==> flow/design.v <==
module iterator(
	clk,
	reset,
	en_ctrl, 
	i, 
	j, 
	k,
	l,
	m, 
	n,
	en_sum,
	en_save,
	fin_r,
	in_row,
	in_col
);
	parameter [8-1:0] CONV_DIM_IMG    = 32;  
	parameter [8-1:0] CONV_DIM_OUT    = 32;  
	parameter [8-1:0] CONV_DIM_KERNEL = 5;   
	parameter [8-1:0] CONV_OUT_CH     = 32;  
	parameter [8-1:0] CONV_DIM_CH     = 3;
	parameter [8-1:0] STRIDE          = 1;
	parameter [8-1:0] PADDING         = 2;
	input clk;
	input en_ctrl;
	input reset;
	output en_sum;
	output en_save;
	output reg fin_r;
	output reg [8-1:0] i;
	output reg [8-1:0] j; 
	output reg [8-1:0] k; 
	output reg [8-1:0] m; 
	output reg [8-1:0] n; 
	output reg [8-1:0] l; 
	output signed [8-1:0]  in_row, in_col;
	reg fin, finish;
	wire cond;
	assign in_row = (STRIDE * j) + m - PADDING;
	assign in_col = (STRIDE * k) + n - PADDING;
	assign cond   = en_ctrl & ~fin_r;
	assign en_sum = (en_ctrl && (l < CONV_DIM_CH) && (in_row >= 8'd0 && in_col >= 8'd0 && in_row < CONV_DIM_IMG && in_col < CONV_DIM_IMG)) ? 1'b1 : 1'b0;
	assign en_save = (m > 8'd0 || n > 8'd0) ? 1'b0 : (j < 8'd2) ? 1'd1 : (l == 8'd0) ? 1'd1 : 1'b0; 
	always @(posedge clk) begin
		if(reset) begin
			fin <= 0;
			fin_r <= 0;
		end else begin
			fin <= finish;
			fin_r <= fin;
		end
	end
	always @(posedge clk) begin
		if(reset) begin
			i <= 0;
			j <= 0;
			k <= 0;
			l <= 0;
			m <= 0;
			n <= 0;
			finish <= 0;
		end else if(cond) begin
		    if(en_sum) begin
				l <= l + 8'd1;
			end else begin
				l <= 0;
				n <= n + 8'd1;
				if(n == (CONV_DIM_KERNEL-1)) begin
			    	n <= 8'b0;
			    	m <= m + 8'b1;
			    	if(m == (CONV_DIM_KERNEL-1)) begin
			    		m <= 0;
			       		k <= k + 8'b1;
			       		if(k == (CONV_DIM_OUT-1)) begin
			           		k <= 0;
			           		j <= j + 8'b1;
			           		if(j == (CONV_DIM_OUT-1)) begin
				           		j <= 0;
				           		i <= i + 8'b1;
				           		if(i == (CONV_OUT_CH-1)) begin
				            		i <= 0;
					          		finish <= 1;
				           		end
				   	    	end
			           	end
		           	end
			    end
			end
		end
	end
endmodule
module addr_generator(
    clk,
    reset,
    enable,
    en_save,
    i,
    j,
    k,
    l,
    m,
    n,
    s_addr,
    w_addr,
    b_addr,
    save_addr
);
    parameter [8-1:0] CONV_DIM_IMG    = 32;
	parameter [8-1:0] CONV_DIM_KERNEL = 5;
	parameter [8-1:0] CONV_DIM_CH     = 3;
    parameter [8-1:0] CONV_OUT_CH     = 32;
    parameter [8-1:0] CONV_DIM_OUT    = 32;
    parameter [8-1:0] STRIDE          = 1;
    parameter [8-1:0] PADDING         = 2;
    parameter [8-1:0] KSIZE           = 4;
    input clk;
    input reset;
    input enable;
    input en_save;
    input [8-1:0] i;
    input [8-1:0] j;
    input [8-1:0] k;
    input [8-1:0] m;
    input [8-1:0] n;
    input [8-1:0] l;
    output reg [16-1:0] s_addr;
    output reg [16-1:0] w_addr;
    output reg [16-1:0] save_addr;
    output reg [16-1:0] b_addr;
    always @(posedge clk) begin
        if(reset) begin
            s_addr <= 0;
            w_addr <= 0;
            b_addr <= 0;
        end else if(enable) begin
            s_addr <= (((((STRIDE * j) + m - PADDING) * CONV_DIM_IMG) + ((STRIDE * k) + n - PADDING)) * CONV_DIM_CH) + l;
            w_addr <= (i * CONV_DIM_CH * CONV_DIM_KERNEL * CONV_DIM_KERNEL) + (((m * CONV_DIM_KERNEL) + (n)) * CONV_DIM_CH) + l;
            b_addr <= i;
        end
    end
    reg [7:0] i_r, j_r, k_r;
    reg [7:0] i_r1, j_r1, k_r1;
    always @(posedge clk) begin
        if (reset) begin
            i_r <= 0;
            j_r <= 0;
            k_r <= 0;
            i_r1 <= 0;
            j_r1 <= 0;
            k_r1 <= 0;
        end else begin
            i_r  <= i;
            i_r1 <= i_r;
            j_r <= j;
            j_r1 <= j_r;
            k_r <= k;
            k_r1 <= k_r;
        end
    end
    always @(posedge clk) begin
        if (reset) begin
            save_addr <= 0;
        end else if(en_save) begin
            if (j == 0 && k == 0) begin
                save_addr <= i_r1 + (((j_r1 * CONV_DIM_OUT) + (k_r1)) * CONV_OUT_CH);
            end else begin
                save_addr <= i + (((j * CONV_DIM_OUT) + (k[KSIZE:0]-1'b1)) * CONV_OUT_CH);
            end
        end
    end
endmodule  
module conv_ctrl(
    clk,
    reset,
    en_ctrl,
    s_addr,
    w_addr,
    b_addr,
    save_addr,
    en_sum,
    en_save,
    en_write,
    s_convout,
    en_sat,
    en_mac,
    en_mult_r,
    finish
);
    parameter [8-1:0] CONV_DIM_IMG    = 32;
    parameter [8-1:0] CONV_DIM_OUT    = 32;    
    parameter [8-1:0] CONV_DIM_KERNEL = 5;     
    parameter [8-1:0] CONV_DIM_CH     = 3;    
    parameter [8-1:0] CONV_OUT_CH     = 32;   
    parameter [8-1:0] STRIDE          = 1;    
    parameter [8-1:0] PADDING         = 2;    
    parameter [8-1:0] KSIZE           = 4;
    localparam [2:0] START     = 0;
    localparam [2:0] ITERATING = 1;
    localparam [2:0] SAVE      = 2;
    localparam [2:0] END       = 3;
    input clk;
    input reset;
    input en_ctrl;
    output [16-1:0] s_addr;
    output [16-1:0] w_addr;
    output [16-1:0] save_addr;
    output [16-1:0] b_addr;
    output finish;
    output en_sum, en_save;
    output en_mult_r;
    output reg en_write, en_mac, en_sat, s_convout;
    wire [8-1:0] i, j, k, l, m, n;
    wire signed [8-1:0] in_row, in_col;
    reg en_read;
    assign en_mult_r = (k >= 8'd2 || j == 8'd2) ? 1'b1 
                     : (k == 8'd1 || j == 8'd1) ? 1'b0 
                     : (m > 8'd0  || n > 8'd0) ? 1'b0 : 1'b1; 
    always @(posedge clk) begin
        if (reset) begin
            en_read   <= 1'b0;
            en_write  <= 1'b0;
            s_convout <= 1'b0;
            en_mac    <= 1'b0; 
            en_sat    <= 1'b0;
        end else if (en_ctrl) begin
            en_read   <= en_sum;
            en_mac    <= en_read;
            s_convout <= en_save;
            en_sat    <= en_save;
            en_write  <= en_sat;
        end
    end
    iterator #(
        .CONV_DIM_IMG(CONV_DIM_IMG),
        .CONV_DIM_OUT(CONV_DIM_OUT),
        .CONV_DIM_KERNEL(CONV_DIM_KERNEL),
        .CONV_OUT_CH(CONV_OUT_CH),
        .CONV_DIM_CH(CONV_DIM_CH),
        .STRIDE(STRIDE),
        .PADDING(PADDING)
    ) iter (
        .clk(clk),
        .reset(reset),
        .en_ctrl(en_ctrl),
        .i(i),
        .j(j),
        .k(k),
        .l(l),
        .m(m),
        .n(n),
        .en_sum(en_sum),
        .en_save(en_save),    
        .fin_r(finish),
        .in_row(in_row),
        .in_col(in_col)
    );
    addr_generator #(
        .CONV_DIM_IMG(CONV_DIM_IMG),
        .CONV_DIM_KERNEL(CONV_DIM_KERNEL),
        .CONV_DIM_CH(CONV_DIM_CH),
        .CONV_DIM_OUT(CONV_DIM_OUT),
        .CONV_OUT_CH(CONV_OUT_CH),
        .STRIDE(STRIDE),
        .PADDING(PADDING),
        .KSIZE(KSIZE)
    ) address_generator (
        .clk(clk),
        .reset(reset),
        .enable(en_sum),
        .en_save(s_convout),
        .i(i),
        .j(j),
        .k(k),
        .l(l),
        .m(m),
        .n(n),
        .s_addr(s_addr),
        .w_addr(w_addr),
        .b_addr(b_addr),
        .save_addr(save_addr)
    );
endmodule
module sig_altmult_accum
(
	input [7:0] dataa,
	input [7:0] datab,
	input clk, aclr, clken, sload,
	output signed [17:0] adder_out
);
	reg	signed [17:0] old_result;
	reg signed [17:0] accum_out;
	wire signed [17:0] multa;
	reg sload_reg;
	assign multa = $signed(dataa) * $signed(datab);
	always @ (accum_out, sload_reg)
	begin
		if (sload_reg)
			old_result <= 0;
		else
			old_result <= accum_out;
	end
	assign adder_out = accum_out;
	always @ (posedge clk)
	begin
		if (aclr)
		begin
			sload_reg <= 0;
			accum_out <= 0;
		end
		else if (clken)
		begin
			sload_reg <= sload;
			accum_out <= old_result + multa;
		end
	end
endmodule
module convolve(
    clk,
    reset,
    clken,
    s_convout,
    en_sat,
    en_mult_r,
    bias,
    signal,
    weight,
    convout
);
    parameter BIAS_SHIFT = 6;
    parameter OUT_SHIFT  = 9;
    input  clk, reset, clken, s_convout, en_sat, en_mult_r;
    input  [7:0] signal, weight;
    input  [7:0] bias;
    output wire signed [7:0] convout;
    wire signed [17:0] adder_out;
    reg signed  [17:0] conv_temp;
    sig_altmult_accum mac(
        .clk(clk),
        .aclr(reset | s_convout),
        .clken(clken),
        .sload(s_convout),
        .dataa(signal),
        .datab(weight),
        .adder_out(adder_out)
    );
    reg signed [17:0] multa_r;
    always @(posedge clk) begin
        if(reset) begin
            multa_r <= 18'b0;
        end else if(en_mult_r) begin
            if (clken && s_convout) begin
                multa_r <= $signed(signal) * $signed(weight);
            end
        end else begin
            multa_r <= 18'b0;
        end
    end
    always @(posedge clk) begin
        if(reset) begin
            conv_temp <= 18'b0;
        end else if(en_sat) begin
            conv_temp <= (adder_out + multa_r + ($signed(bias) <<< BIAS_SHIFT)) >>> OUT_SHIFT;
        end
    end
    assign convout = (conv_temp >  18'sd127) ?  8'd127  :
                     (conv_temp < -18'sd128) ? -8'd128  : conv_temp[7:0];
endmodule
module conv_engine(
    input         clk,
    input         reset,
    input         en_ctrl,
    output [15:0] s_addr,
    output [15:0] w_addr,
    output [15:0] b_addr,
    input  [7:0]  signal,
    input  [7:0]  weight,
    input  [7:0]  bias,
    output [15:0] save_addr,
    output [7:0]  convout,
    output        en_write,
    output        finish
);
    wire s_convout, en_save, en_sum;
    wire en_mac, en_sat, en_mult_r;
    conv_ctrl groundctrl (
        .clk(clk),
        .reset(reset),
        .en_ctrl(en_ctrl),
        .s_addr(s_addr),
        .w_addr(w_addr),
        .b_addr(b_addr),
        .save_addr(save_addr),
        .en_sum(en_sum),
        .en_save(en_save),
        .en_write(en_write),
        .s_convout(s_convout),
        .en_sat(en_sat),
        .en_mac(en_mac),
        .en_mult_r(en_mult_r),
        .finish(finish)
    );
    convolve conv (
        .clk(clk),
        .reset(reset),
        .clken(en_mac),
        .s_convout(en_write),
        .en_sat(en_sat),
        .en_mult_r(en_mult_r),
        .bias(bias),
        .signal(signal),
        .weight(weight),
        .convout(convout)
    );
endmodule
* Step by step through the tools: conv_engine
Each step is given for the RTL above and for the edited RTL.
"before" refers to lines of the RTL above, "after" to lines of the edited file.
"change": "after" minus "before" as printed here. "rel. change": 100 x difference / "before".
Operators: Yosys type, input widths -> output width; for muxes data width and select width s.
Library cell names are shortened.
A cell with -- has no value.
- Design top :: conv_engine
- Clock input :: clk
- Cell library :: sky130hd
- Corner :: tt_025C_1v80

* The edit
Unified diff, file above to edited file.
A script made this edit. It changes what the design does and was not meant as an optimisation.
#+begin_src diff
@@ -350,5 +350,5 @@
         end else if(en_mult_r) begin
             if (clken && s_convout) begin
-                multa_r <= $signed(signal) * $signed(weight);
+                multa_r <= $signed(signal) ^ $signed(weight);
             end
         end else begin
#+end_src

* Word level
Yosys after proc, flatten, opt, wreduce and memory -nomap, before mapping. Enables and synchronous resets that opt folds into registers are not counted as muxes. Memory bits, and registers merged into a memory's read port (data or address), are not among the register bits. Print and check cells are not counted.
** Operators by class
- bitwise operators :: before 5, after 6, change +1, rel. change +20.00%
- mux-type cells :: before 17, after 17, change 0, rel. change 0.00%
- equal/unequal tests :: before 8, after 8, change 0, rel. change 0.00%
- $lt $le $gt $ge :: before 11, after 11, change 0, rel. change 0.00%
- reductions and logical operators :: before 20, after 20, change 0, rel. change 0.00%
- $add $sub $neg :: before 27, after 27, change 0, rel. change 0.00%
- multiply operators :: before 7, after 7, change 0, rel. change 0.00%
** Operator list
- $xor 8x8->8 :: before 0, after 1, change +1
- $mux 8 :: before 8, after 8, change 0, rel. change 0.00%
- $logic_and 1x1->1 :: before 7, after 7, change 0, rel. change 0.00%
- $mux 1 :: before 7, after 7, change 0, rel. change 0.00%
- $add 8x1->8 const B :: before 6, after 6, change 0, rel. change 0.00%
- $eq 8x5->1 const B :: before 3, after 3, change 0, rel. change 0.00%
- $logic_not 8->1 :: before 3, after 3, change 0, rel. change 0.00%
- $logic_or 1x1->1 :: before 3, after 3, change 0, rel. change 0.00%
- $not 1->1 :: before 3, after 3, change 0, rel. change 0.00%
- $add 16x8->16 :: before 2, after 2, change 0, rel. change 0.00%
- $add 18x18->18 :: before 2, after 2, change 0, rel. change 0.00%
- $add 8x16->16 :: before 2, after 2, change 0, rel. change 0.00%
- $add 8x8->8 :: before 2, after 2, change 0, rel. change 0.00%
- $add 8x8->9 :: before 2, after 2, change 0, rel. change 0.00%
- $eq 8x1->1 const B :: before 2, after 2, change 0, rel. change 0.00%
- $eq 8x3->1 const B :: before 2, after 2, change 0, rel. change 0.00%
- $ge 8x1->1 const B :: before 2, after 2, change 0, rel. change 0.00%
- $gt 8x1->1 const B :: before 2, after 2, change 0, rel. change 0.00%
- $lt 8x2->1 const B :: before 2, after 2, change 0, rel. change 0.00%
- $lt 8x6->1 const B :: before 2, after 2, change 0, rel. change 0.00%
- $sub 8x2->8 const B :: before 2, after 2, change 0, rel. change 0.00%
- $sub 9x2->10 const B :: before 2, after 2, change 0, rel. change 0.00%
- $add 11x6->11 :: before 1, after 1, change 0, rel. change 0.00%
- $add 11x8->11 :: before 1, after 1, change 0, rel. change 0.00%
- $add 11x8->12 :: before 1, after 1, change 0, rel. change 0.00%
- $add 15x10->16 :: before 1, after 1, change 0, rel. change 0.00%
- $add 16x14->16 :: before 1, after 1, change 0, rel. change 0.00%
- $add 18x14->18 :: before 1, after 1, change 0, rel. change 0.00%
Not every row of either side is listed.
** Storage and ports
- register bits after elaboration :: before 201, after 201, change 0, rel. change 0.00%
- elaborated cells :: before 122, after 123, change +1, rel. change +0.82%

* Logic depth
Longest topological path by Yosys (ltp), each cell counted once; first at word level (registers and memories cut), then after technology mapping (sequential cells cut; the memories' decode and read muxes count).
** Depth
- word-level depth :: before 10, after 10, change 0, rel. change 0.00%
- ABC_AREA :: before 0, after 0
- gate-level depth with buffers :: before 27, after 27, change 0, rel. change 0.00%

* Mapped cells and area
Source: synth_stat.txt of the flow (Yosys; design flattened, memories mapped). It holds for the ABC_AREA given above (unset counts as 0); a run with the other value may have another netlist.
** Synthesis totals
- flip-flop cells :: before 199, after 191, change -8, rel. change -4.02%
- area of sequential cells (µm²) :: before 3983.8, after 3823.7, change -160.1, rel. change -4.02%
- chip area (Yosys) (µm²) :: before 17564.3, after 17504.3, change -60.0, rel. change -0.34%
- cell count :: before 2049, after 2041, change -8, rel. change -0.39%
** Cells by type
- nand2_1 :: before 180, after 170, change -10, rel. change -5.56%
- ha_1 :: before 231, after 240, change +9, rel. change +3.90%
- and2_1 :: before 38, after 47, change +9, rel. change +23.68%
- dfxtp_1 :: before 199, after 191, change -8, rel. change -4.02%
- or3_1 :: before 21, after 29, change +8, rel. change +38.10%
- clkbuf_1 :: before 46, after 40, change -6, rel. change -13.04%
- nand3_1 :: before 41, after 35, change -6, rel. change -14.63%
- mux2i_1 :: before 27, after 21, change -6, rel. change -22.22%
- inv_1 :: before 261, after 266, change +5, rel. change +1.92%
- nor2_1 :: before 161, after 156, change -5, rel. change -3.11%
- a21oi_1 :: before 149, after 144, change -5, rel. change -3.36%
- nor2b_1 :: before 54, after 59, change +5, rel. change +9.26%
- nand2b_1 :: before 22, after 17, change -5, rel. change -22.73%
- nand4_1 :: before 13, after 18, change +5, rel. change +38.46%
- a2111oi_0 :: before 8, after 3, change -5, rel. change -62.50%
- xnor2_1 :: before 105, after 101, change -4, rel. change -3.81%
- nor3_1 :: before 36, after 32, change -4, rel. change -11.11%
- nor4b_1 :: before 0, after 4, change +4
Not every row of either side is listed.
By module: a second synthesis without flattening, with its own total; a netlist apart from the flattened one above.
** Unflattened totals
- cells (unflattened synthesis) :: before 2435, after 2128, change -307, rel. change -12.61%
- area total of the unflattened synthesis (µm²) :: before 21408.0, after 18780.5, change -2627.5, rel. change -12.27%
Each row is one instance without its submodules.
** By module, before
- addr_generator :: area 9137.5 µm², times used 1, seq. area 2001.9 µm², cells 1039
- convolve :: area 4361.7 µm², times used 1, seq. area 500.5 µm², cells 497
- sig_altmult_accum :: area 3972.6 µm², times used 1, seq. area 380.4 µm², cells 416
- iterator :: area 3671.0 µm², times used 1, seq. area 1021.0 µm², cells 453
- conv_ctrl :: area 265.3 µm², times used 1, seq. area 80.1 µm², cells 30
- conv_engine :: area 0.0 µm², times used 1, seq. area 0.0 µm², cells 0
** By module, after
- addr_generator :: area 9235.1 µm², times used 1, seq. area 2001.9 µm², cells 1043
- sig_altmult_accum :: area 4010.1 µm², times used 1, seq. area 380.4 µm², cells 415
- iterator :: area 3572.2 µm², times used 1, seq. area 1021.0 µm², cells 452
- convolve :: area 1697.9 µm², times used 1, seq. area 340.3 µm², cells 188
- conv_ctrl :: area 265.3 µm², times used 1, seq. area 80.1 µm², cells 30
- conv_engine :: area 0.0 µm², times used 1, seq. area 0.0 µm², cells 0

* Path before layout
Source: OpenSTA report_checks on the synthesized netlist (no wires, ideal clock, input and output delay 20% of the period each), path of least setup slack; recovery checks are left aside. Register names are those of the netlist, which keeps one name where synthesis merged equal registers.
** Timing after synthesis
- kind :: before input to register, after input to register
- from :: before in signal[1], after in signal[7]
- to :: before reg conv.mac.accum_out[17], after reg conv.mac.accum_out[17]
- data required time (ns) :: before 9.884, after 9.865, change -0.019, rel. change -0.19%
- stages on the path :: before 21, after 22, change +1, rel. change +4.76%
- slack (ns) :: before 2.654, after 2.517, change -0.137
- delay of the path (ns) :: before 5.346, after 5.483, change +0.137, rel. change +2.56%
- setup time (ns) :: before 0.116, after 0.135, change +0.019
- clock period (ns) :: before 10.0, after 10.0, change 0.0, rel. change 0.00%
- arrival (ns) :: before 7.230, after 7.348, change +0.118, rel. change +1.63%
- external input delay (ns) :: before 2.000, after 2.000, change 0.000, rel. change 0.00%
- synthesis period reached (ns) :: before 7.346, after 7.483, change +0.137, rel. change +1.86%
"delay of the path" is the arrival time less input delay plus setup time.
"stages on the path": output pins that drive a net of the path, with the launching flip-flop's if there is one; two outputs of one cell count as two.
"synthesis period reached" = period - worst setup slack (recovery checks aside). The figure is calculated, with input and output delays left at 20% of the set period.
The rows between start and end are the longest chain of elaborated cells between them; the timing report does not say that the signal goes this way. Where chains are equally long, one stands for them.
A line is the first line of the expression or statement that the cell stems from. Yosys adds cells for indexed reads and writes and turns some case tables into memories.
On the way, after synthesis, before:
- Cells stage by stage :: nand2_1 -> fa_1 -> fa_1 -> fa_1 -> fa_1 -> inv_1 -> ha_1 -> a21o_1 -> a21oi_1 -> o21bai_1 -> a21oi_1 -> o21ai_0 -> a21oi_1 -> xnor2_1 -> ha_1 -> nand2_1 -> a2111oi_0 -> o31ai_1 -> o311ai_0 -> a21oi_1 -> a31o_2
- Cells in the longest elaborated chain :: 2
** RTL lines, path after synthesis, before
- start: declaration :: line 375 : input  [7:0]  signal,
- $mul 8x8->16 :: line 294 : assign multa = $signed(dataa) * $signed(datab);
- $add 18x18->18 :: line 313 : accum_out <= old_result + multa;
- end: assignment :: line 308 : accum_out <= 0;
- end: assignment :: line 313
- end: declaration :: line 291 : reg signed [17:0] accum_out;
Some nets on the timed path still bear RTL names; the line given drives or declares the net.
** Named nets, after synthesis, before (line)
- conv.mac.multa[12] :: 294
On the way, after synthesis, after:
- Cells stage by stage :: clkbuf_1 -> and2_1 -> fa_1 -> inv_1 -> fa_1 -> inv_1 -> fa_1 -> inv_1 -> fa_1 -> inv_1 -> ha_1 -> and2_1 -> o21ai_0 -> o31ai_1 -> o41ai_1 -> xnor2_1 -> ha_1 -> or4_1 -> o21ai_0 -> nor4b_1 -> o311ai_0 -> o41ai_1
- Cells in the longest elaborated chain :: 2
** RTL lines, path after synthesis, after
- start: declaration :: line 375 : input  [7:0]  signal,
- $mul 8x8->16 :: line 294 : assign multa = $signed(dataa) * $signed(datab);
- $add 18x18->18 :: line 313 : accum_out <= old_result + multa;
- end: assignment :: line 308 : accum_out <= 0;
- end: assignment :: line 313
- end: declaration :: line 291 : reg signed [17:0] accum_out;

* Path in the finished layout
Path of least setup slack in the final report of the runs of pair A (OpenROAD, finished layout, wires in). Where an end is a register, its clock arrival counts in the times.
** Timing after layout
- kind :: before input to register, after input to register
- from :: before in weight[4], after in weight[2]
- to :: before reg conv.mac.accum_out[17], after reg conv.mac.accum_out[17]
- data required time (ns) :: before 10.37, after 10.37, change 0.00, rel. change 0.00%
- arrival (ns) :: before 8.66, after 8.41, change -0.25, rel. change -2.89%
- stages on the path :: before 22, after 23, change +1, rel. change +4.55%
- external input delay (ns) :: before 2.00, after 2.00, change 0.00, rel. change 0.00%
- clock period (ns) :: before 10.0, after 10.0, change 0.0, rel. change 0.00%
- slack (ns) :: before 1.71, after 1.96, change +0.25
- setup time (ns) :: before 0.10, after 0.10, change 0.00
The rows between start and end are the longest chain of elaborated cells between them; the timing report does not say that the signal goes this way. Where chains are equally long, one stands for them.
On the way, after layout, before:
- Cells stage by stage :: clkdlybuf4s50_1 -> nand2_1 -> fa_1 -> fa_1 -> fa_1 -> fa_1 -> inv_1 -> ha_1 -> a21o_1 -> a21oi_1 -> o21bai_1 -> a21oi_1 -> o21ai_0 -> a21oi_1 -> xnor2_1 -> ha_1 -> nand2_1 -> a2111oi_0 -> o31ai_1 -> o311ai_0 -> a21oi_1 -> a31o_2
- Cells in the longest elaborated chain :: 2
** RTL lines, path after layout, before
- start: declaration :: line 376 : input  [7:0]  weight,
- $mul 8x8->16 :: line 294 : assign multa = $signed(dataa) * $signed(datab);
- $add 18x18->18 :: line 313 : accum_out <= old_result + multa;
- end: assignment :: line 308 : accum_out <= 0;
- end: assignment :: line 313
- end: declaration :: line 291 : reg signed [17:0] accum_out;
Some nets on the timed path still bear RTL names; the line given drives or declares the net.
** Named nets, after layout, before (line)
- conv.mac.multa[12] :: 294
On the way, after layout, after:
- Cells stage by stage :: clkdlybuf4s50_1 -> nand2_1 -> inv_1 -> fa_1 -> inv_1 -> fa_1 -> inv_1 -> fa_1 -> inv_1 -> fa_1 -> inv_1 -> ha_1 -> and2_1 -> o21ai_0 -> o31ai_1 -> o41ai_1 -> xnor2_1 -> ha_1 -> nand3_1 -> nor4bb_1 -> or2_2 -> mux2i_1 -> o41ai_1
- Cells in the longest elaborated chain :: 2
** RTL lines, path after layout, after
- start: declaration :: line 376 : input  [7:0]  weight,
- $mul 8x8->16 :: line 294 : assign multa = $signed(dataa) * $signed(datab);
- $add 18x18->18 :: line 313 : accum_out <= old_result + multa;
- end: assignment :: line 308 : accum_out <= 0;
- end: assignment :: line 313
- end: declaration :: line 291 : reg signed [17:0] accum_out;

* Measured runs
Runs of the flow (Yosys, OpenROAD) on both versions; the two runs of a pair have the same settings. The constraints put input and output delay at 20% of the set period each and load the outputs with 0.01 pF.
Flow settings, pair A:
- CORE_UTILIZATION :: 40
- period_ns :: 10.0
- CAP_MARGIN :: 20
- CORE_MARGIN :: 2
- SLEW_MARGIN :: 20
** Measured results, pair A
- standard-cell area after layout (µm²) :: before 19578.8, after 19580.0, change +1.2, rel. change +0.01%
- smallest hold slack (ns) :: before 0.439, after 0.435, change -0.004
- total power of the final layout (uW) :: before 2881, after 2844, change -37, rel. change -1.28%
- setup TNS (ns) :: before 0.000, after 0.000, change 0.000
- worst setup slack after layout (ns) :: before 1.709, after 1.959, change +0.250
- clock period achieved (ns) :: before 8.291, after 8.041, change -0.250, rel. change -3.02%
- final utilization (%) :: before 45.4, after 45.4, change 0.0
- netlist area reported by Yosys (µm²) :: before 17564.3, after 17504.3, change -60.0, rel. change -0.34%
- area of the die (µm²) :: before 45603.6, after 45450.0, change -153.6, rel. change -0.34%
Flow settings, pair B:
- CORE_ASPECT_RATIO :: 1.43
- CORE_UTILIZATION :: 15
- CTS_CLUSTER_SIZE :: 63
- GPL_ROUTABILITY_DRIVEN :: 1
- PLACE_DENSITY :: 0.57
- SETUP_SLACK_MARGIN :: -0.24
- TNS_END_PERCENT :: 15
- period_ns :: 5.23
- CAP_MARGIN :: 20
- CORE_MARGIN :: 2
- SLEW_MARGIN :: 20
** Measured results, pair B
- standard-cell area after layout (µm²) :: before 23488.8, after 23389.9, change -98.9, rel. change -0.42%
- smallest hold slack (ns) :: before 0.441, after 0.439, change -0.002
- total power of the final layout (uW) :: before 7039, after 6825, change -214, rel. change -3.04%
- setup TNS (ns) :: before -3.892, after -3.760, change +0.132
- worst setup slack after layout (ns) :: before -0.571, after -0.581, change -0.010
- clock period achieved (ns) :: before 5.801, after 5.811, change +0.010, rel. change +0.17%
- final utilization (%) :: before 20.2, after 20.2, change 0.0
- netlist area reported by Yosys (µm²) :: before 17564.3, after 17504.3, change -60.0, rel. change -0.34%
- area of the die (µm²) :: before 119892.0, after 119487.0, change -405.0, rel. change -0.34%
"clock period achieved" means the clock period less the worst setup slack. The figure is calculated, with input and output delays left at 20% of the set period.
"total power of the final layout" rests on the timing tool's default activity at the inputs, not on a simulated workload.
